==> flow/design.v <==
module interpolation (
    input           clk,
    input           RST,
    input           START,
    input   [5:0]   H0,
    input   [5:0]   V0,
    input   [3:0]   SW,
    input   [3:0]   SH,
    output          REN,
    input   [7:0]   R_DATA,
    output  [11:0]  ADDR,
    output  [7:0]   O_DATA,
    output          O_VALID
);
reg [5:0] reg_H0, reg_H0_next;
reg [5:0] reg_V0, reg_V0_next;
reg [3:0] reg_SW, reg_SW_next;
reg [3:0] reg_SH, reg_SH_next;
reg [11:0] reg_ADDR, reg_ADDR_next;
reg        output_valid, output_valid_next;  
reg        done, done_next;  
assign ADDR = reg_ADDR;
assign REN = 1'b0;
assign O_VALID = output_valid;
reg [9:0] width_sum, width_sum_next;
reg [9:0] height_sum, height_sum_next;
wire [5:0] X_lower, X_upper, Y_lower, Y_upper;
reg [5:0] last_y_row, last_y_row_next;  
reg x_divide, y_divide, x_divide_next, y_divide_next;
assign X_lower = width_sum[9:4];
assign X_upper = x_divide_next ? width_sum[9:4] : width_sum[9:4] + 1;
assign Y_lower = height_sum[9:4];
assign Y_upper = y_divide_next ? height_sum[9:4] : height_sum[9:4] + 1;
wire [5:0] next_X_lower, next_X_upper, next_Y_lower, next_Y_upper;
assign next_X_lower = width_sum_next[9:4];
assign next_X_upper = (width_sum_next[3:0] == 0) ? width_sum_next[9:4] : width_sum_next[9:4] + 1;
assign next_Y_lower = height_sum_next[9:4];
assign next_Y_upper = (height_sum_next[3:0] == 0) ? height_sum_next[9:4] : height_sum_next[9:4] + 1;
reg [3:0] x_ratio, x_ratio_next;  
reg [3:0] y_ratio, y_ratio_next;  
wire [7:0] left_margin, right_margin;
reg [7:0] data_y_lower [0:1];
reg [7:0] data_y_lower_next [0:1];
reg [7:0] data_y_upper [0:1];
reg [7:0] data_y_upper_next [0:1];
reg [4:0] count_cycle, count_cycle_next;
reg [1:0] pre_pre_state, pre_state, state, state_next;
wire pre_pre_state_is_11, pre_pre_state_is_10, pre_pre_state_is_01, pre_pre_state_is_00;
assign pre_pre_state_is_11 = pre_pre_state[1] & pre_pre_state[1];
assign pre_pre_state_is_00 = ~pre_pre_state[1] & ~pre_pre_state[0];
wire [5:0] x_ADDR, y_ADDR;
assign x_ADDR = state[1] ? X_upper : X_lower;
assign y_ADDR = state[0] ? Y_upper : Y_lower;
    Cal_Interpolation cal_inter_left (
        .DATA_1(data_y_lower[0]),
        .DATA_2(data_y_upper[0]),
        .ratio(y_ratio),
        .Out_DATA(left_margin)
    );
    Cal_Interpolation cal_inter_right (
        .DATA_1(data_y_lower[1]),
        .DATA_2(data_y_upper[1]),
        .ratio(y_ratio),
        .Out_DATA(right_margin)
    );
    Cal_Interpolation cal_inter (
        .DATA_1(left_margin),
        .DATA_2(right_margin),
        .ratio(x_ratio),
        .Out_DATA(O_DATA)
    );
always @(*)begin
    count_cycle_next = count_cycle;
    case(state)
        2'b00: begin
            if(y_divide_next | x_divide_next) begin
                state_next = 2'b11;
            end
            else begin
                state_next = 2'b01;
            end
        end
        2'b01: begin
            state_next = 2'b10;
        end
        2'b10: begin
            state_next = 2'b11;
        end
        2'b11: begin
            count_cycle_next = (count_cycle == 5'd16) ? 0 : count_cycle + 1;
            if(X_lower == next_X_lower && Y_upper == next_Y_upper) begin
                state_next = (X_upper == next_X_upper) ? 2'b11 : 2'b01;
            end
            else if(X_upper == next_X_lower) begin
                state_next = 2'b10;
            end
            else begin
                state_next = 2'b00;
            end
        end
    endcase
end
always @(*)begin
    reg_ADDR_next[5:0] = x_ADDR + reg_H0;
    reg_ADDR_next[11:6] = y_ADDR + reg_V0;
    output_valid_next = pre_state[1] & pre_state[0];
end
always @(*)begin
    case(pre_state)
        2'b00: begin
            data_y_lower_next[0] = R_DATA;
            data_y_lower_next[1] = x_divide ? R_DATA : data_y_lower[1];
            data_y_upper_next[0] = y_divide ? R_DATA : data_y_upper[0];
            data_y_upper_next[1] = data_y_upper[1];
        end
        2'b01: begin
            data_y_upper_next[0] = R_DATA;
            data_y_lower_next[0] = data_y_lower[0];
            data_y_lower_next[1] = data_y_lower[1];
            data_y_upper_next[1] = data_y_upper[1];
        end
        2'b10: begin
            data_y_lower_next[1] = R_DATA;
            data_y_lower_next[0] = pre_pre_state_is_11 ? data_y_lower[1] : data_y_lower[0];  
            data_y_upper_next[0] = pre_pre_state_is_11 ? data_y_upper[1] : data_y_upper[0];
            data_y_upper_next[1] = data_y_upper[1];
        end
        2'b11: begin
            data_y_upper_next[1] = R_DATA;
            data_y_lower_next[1] = y_divide ? R_DATA : data_y_lower[1];
            data_y_upper_next[0] = x_divide ? R_DATA : data_y_upper[0];
            data_y_lower_next[0] = y_divide ? data_y_upper[0] :
                                    x_divide ? data_y_lower[1] : data_y_lower[0];
        end
    endcase
end
always @(*)begin
    if(START) begin
        reg_H0_next = H0;
        reg_V0_next = V0;
        reg_SW_next = SW - 1;
        reg_SH_next = SH - 1;
    end
    else begin
        reg_H0_next = reg_H0;
        reg_V0_next = reg_V0;
        reg_SW_next = reg_SW;
        reg_SH_next = reg_SH;
    end
end
always @(*)begin
    if(state == 2'b11) begin
        if(count_cycle == 5'd16) begin
            width_sum_next = 0;
            height_sum_next = height_sum + reg_SH;
        end
        else begin
            width_sum_next = width_sum + reg_SW;
            height_sum_next = height_sum;
        end
    end
    else begin
        width_sum_next = width_sum;
        height_sum_next = height_sum;
    end
    x_divide_next = (width_sum[3:0] == 0);
    y_divide_next = (height_sum[3:0] == 0);
    x_ratio_next = width_sum[3:0];
    y_ratio_next = height_sum[3:0];
    if(height_sum[9:4] == reg_V0_next) begin
        done_next = 0;
    end
    else begin
        done_next = 1;
    end
end
always @(negedge clk) begin
    reg_ADDR <= reg_ADDR_next;
    data_y_lower[0] <= data_y_lower_next[0];
    data_y_lower[1] <= data_y_lower_next[1];
    data_y_upper[0] <= data_y_upper_next[0];
    data_y_upper[1] <= data_y_upper_next[1];
    output_valid <= output_valid_next;
end
always @(posedge clk) begin
    if(RST | START) begin
        width_sum <= 0;
        height_sum <= 0;
        state <= 2'b00;
        pre_state <= 2'b00;
        pre_pre_state <= 2'b00;
        x_divide <= 0;
        y_divide <= 0;
        x_ratio <= 0;
        y_ratio <= 0;
        done <= 1;
        count_cycle <= 0;
    end
    else begin
        width_sum <= width_sum_next;
        height_sum <= height_sum_next;
        state <= state_next;
        pre_state <= state;
        pre_pre_state <= pre_state;
        x_divide <= x_divide_next;
        y_divide <= y_divide_next;
        x_ratio <= x_ratio_next;
        y_ratio <= y_ratio_next;
        done <= done_next;
        count_cycle <= count_cycle_next;
    end
    reg_H0 <= reg_H0_next;
    reg_V0 <= reg_V0_next;
    reg_SW <= reg_SW_next;
    reg_SH <= reg_SH_next;
end
endmodule
module Cal_Interpolation (
    input   [7:0]   DATA_1,
    input   [7:0]   DATA_2,
    input   [3:0]   ratio,
    output  [7:0]   Out_DATA
);
    reg [3:0] flip_ratio;
    wire [7:0] d1_3, d1_2, d1_1, d1_0, d2_3, d2_2, d2_1, d2_0;
    wire [11:0] output_inter;
    assign d1_3 = {8{flip_ratio[3]}} & DATA_1;
    assign d1_2 = {8{flip_ratio[2]}} & DATA_1;
    assign d1_1 = {8{flip_ratio[1]}} & DATA_1;
    assign d1_0 = {8{flip_ratio[0]}} & DATA_1;
    assign d2_3 = {8{ratio[3]}} & DATA_2;
    assign d2_2 = {8{ratio[2]}} & DATA_2;
    assign d2_1 = {8{ratio[1]}} & DATA_2;
    assign d2_0 = {8{ratio[0]}} & DATA_2;
    assign output_inter = {d1_3, 3'b000} + {d1_2, 2'b00} + {d1_1, 1'b0} + d1_0 
                        + {d2_3, 3'b000} + {d2_2, 2'b00} + {d2_1, 1'b0} + d2_0 ;
    assign Out_DATA = (ratio == 4'b0000) ? DATA_1 : output_inter[11:4];
    always @(*)begin
        flip_ratio = ~ratio[3:0] + 1;
    end
endmodule
Lab notebook: interpolation

== From RTL to reports: interpolation ==
Module interpolation before and after one edit of its RTL, step after step.
Lines under "original" count in the file above, lines under "edited" in the edited file.
"change": "edited" minus "original" as printed here. "relative change": 100 x difference / "original".
Operators carry their Yosys type and port widths (W data, S select, Z words).
A cell with - has no value.

* Design top: interpolation
* Clock input: clk
* Library: sky130hd
* Corner: tt_025C_1v80

== Edit of the RTL ==
The edit as a unified diff against the file above.
This change comes from a script, not from a designer. The edited design behaves differently; no optimisation was intended.

<pre>
@@ -51,5 +51,7 @@
 wire [5:0] x_ADDR, y_ADDR;
 assign x_ADDR = state[1] ? X_upper : X_lower;
-assign y_ADDR = state[0] ? Y_upper : Y_lower;
+reg [5:0] y_ADDR_s1;
+always @(posedge clk) y_ADDR_s1 <= state[0] ? Y_upper : Y_lower;
+assign y_ADDR = y_ADDR_s1;
     Cal_Interpolation cal_inter_left (
         .DATA_1(data_y_lower[0]),
</pre>

== Elaborated design ==
Yosys after proc, flatten, opt, wreduce and memory -nomap, before mapping. Print and check cells are not counted. Equal cells are merged and count once.

{| class="wikitable"
|+ Word-level totals
! item !! original !! edited !! change !! relative change (%)
|-
| register bits || 106 || 112 || +6 || +5.66
|-
| input bits || 31 || 31 || 0 || 0.00
|-
| output and inout port bits || 22 || 22 || 0 || 0.00
|-
| cells after elaboration || 145 || 146 || +1 || +0.69
|}

{| class="wikitable"
|+ Cells by class
! item !! original !! edited !! change !! relative change (%)
|-
| add/subtract/negate cells || 34 || 34 || 0 || 0.00
|-
| eq/ne operators || 17 || 17 || 0 || 0.00
|-
| multiplexer cells || 30 || 30 || 0 || 0.00
|-
| bitwise operators || 30 || 30 || 0 || 0.00
|-
| reduce/logical cells || 14 || 14 || 0 || 0.00
|}

Unchanged operator kinds not shown: 35.

== Depth ==
Longest topological path by Yosys (ltp), each cell counted once; first at word level (registers and memories cut), then after technology mapping (sequential cells cut; the memories' decode and read muxes count).

{| class="wikitable"
|+ Logic depth
! item !! original !! edited !! change !! relative change (%)
|-
| depth after elaboration || 20 || 20 || 0 || 0.00
|-
| ABC_AREA || 0 || 0 || - || -
|-
| depth in mapped cells || 40 || 40 || 0 || 0.00
|-
| gate-level depth less buffers || 38 || 38 || 0 || 0.00
|}

== Mapped cells and area ==
Source: synth_stat.txt of the flow (Yosys; design flattened, memories mapped). It holds for the ABC_AREA given above (unset counts as 0); a run with the other value may have another netlist.

{| class="wikitable"
|+ Cell types
! cell !! original !! edited !! change !! relative change (%)
|-
| sky130_fd_sc_hd__dfxtp_1 || 53 || 59 || +6 || +11.32
|-
| sky130_fd_sc_hd__nor3_1 || 14 || 19 || +5 || +35.71
|-
| sky130_fd_sc_hd__inv_1 || 162 || 166 || +4 || +2.47
|-
| sky130_fd_sc_hd__clkbuf_1 || 36 || 32 || -4 || -11.11
|-
| sky130_fd_sc_hd__o21ai_0 || 19 || 15 || -4 || -21.05
|-
| sky130_fd_sc_hd__nand2b_1 || 9 || 5 || -4 || -44.44
|-
| sky130_fd_sc_hd__a211oi_1 || 8 || 4 || -4 || -50.00
|-
| sky130_fd_sc_hd__nand4_1 || 8 || 4 || -4 || -50.00
|-
| sky130_fd_sc_hd__buf_2 || 4 || 0 || -4 || -100.00
|-
| sky130_fd_sc_hd__xnor2_1 || 47 || 50 || +3 || +6.38
|-
| sky130_fd_sc_hd__nand3_1 || 22 || 19 || -3 || -13.64
|-
| sky130_fd_sc_hd__and3_1 || 5 || 8 || +3 || +60.00
|-
| sky130_fd_sc_hd__buf_6 || 1 || 4 || +3 || +300.00
|-
| sky130_fd_sc_hd__nor4_2 || 0 || 3 || +3 || -
|-
| sky130_fd_sc_hd__or3_1 || 0 || 3 || +3 || -
|-
| sky130_fd_sc_hd__nand2_1 || 86 || 88 || +2 || +2.33
|-
| sky130_fd_sc_hd__xor2_1 || 31 || 33 || +2 || +6.45
|-
| sky130_fd_sc_hd__nor4b_1 || 2 || 0 || -2 || -100.00
|}

Unchanged cell types not shown: 13.
The list need not be complete.

{| class="wikitable"
|+ Mapped netlist
! item !! original !! edited !! change !! relative change (%)
|-
| standard cells after synthesis || 1133 || 1137 || +4 || +0.35
|-
| chip area (Yosys) (µm²) || 10591.4 || 10780.3 || +188.9 || +1.78
|-
| sequential area (µm²) || 2622.5 || 2742.6 || +120.1 || +4.58
|-
| flip-flop cells || 105 || 111 || +6 || +5.71
|-
| buffers || 43 || 41 || -2 || -4.65
|}

By module: a second synthesis without flattening, with its own total; a netlist apart from the flattened one above.

{| class="wikitable"
|+ Second synthesis, totals
! item !! original !! edited !! change !! relative change (%)
|-
| cells (unflattened synthesis) || 1157 || 1190 || +33 || +2.85
|-
| area total of the unflattened synthesis (µm²) || 10930.5 || 11235.8 || +305.3 || +2.79
|}

Rows give one instance, submodules left out.

{| class="wikitable"
|+ By module, original
! module !! instances !! cells !! area (µm²) !! sequential area (µm²)
|-
| Cal_Interpolation || 3 || 216 || 1845.5 || 0.0
|-
| interpolation || 1 || 509 || 5393.9 || 2622.5
|}

{| class="wikitable"
|+ By module, edited
! module !! instances !! cells !! area (µm²) !! sequential area (µm²)
|-
| interpolation || 1 || 542 || 5699.2 || 2742.6
|-
| Cal_Interpolation || 3 || 216 || 1845.5 || 0.0
|}

== Measured runs ==
Both versions went through the flow (Yosys, OpenROAD) with the same settings in each pair. Constraints: input delay and output delay 20% of the set period each, output load 0.01 pF.

Settings, set A:
* CORE_UTILIZATION: 40
* period_ns: 32.0
* CAP_MARGIN: 20
* CORE_MARGIN: 2
* SLEW_MARGIN: 20

{| class="wikitable"
|+ Measured results, set A
! item !! original !! edited !! change !! relative change (%)
|-
| chip area after synthesis (Yosys) (µm²) || 10591.4 || 10780.3 || +188.9 || +1.78
|-
| overall die area (µm²) || 27795.6 || 28279.5 || +483.9 || +1.74
|-
| utilization in the final report || 0.459 || 0.453 || -0.006 || -
|-
| worst setup slack after layout (ps) || 565 || 512 || -53 || -
|-
| final setup TNS (ps) || 0 || 0 || 0 || -
|-
| smallest hold slack (ps) || 500 || 482 || -18 || -
|}

Settings, set B:
* ABC_AREA: 1
* CORE_ASPECT_RATIO: 1.01
* CORE_UTILIZATION: 20
* MAX_ROUTING_LAYER: met4
* MIN_ROUTING_LAYER: met1
* PLACE_DENSITY_LB_ADDON: 0.21
* SLEW_MARGIN: 35
* period_ns: 28.7
* CAP_MARGIN: 20
* CORE_MARGIN: 2

{| class="wikitable"
|+ Measured results, set B
! item !! original !! edited !! change !! relative change (%)
|-
| chip area after synthesis (Yosys) (µm²) || 10849.2 || 11249.5 || +400.3 || +3.69
|-
| overall die area (µm²) || 56125.0 || 58161.6 || +2036.6 || +3.63
|-
| utilization in the final report || 0.251 || 0.25 || -0.001 || -
|-
| worst setup slack after layout (ps) || 302 || 339 || +37 || -
|-
| final setup TNS (ps) || 0 || 0 || 0 || -
|-
| smallest hold slack (ps) || 502 || 494 || -8 || -
|}
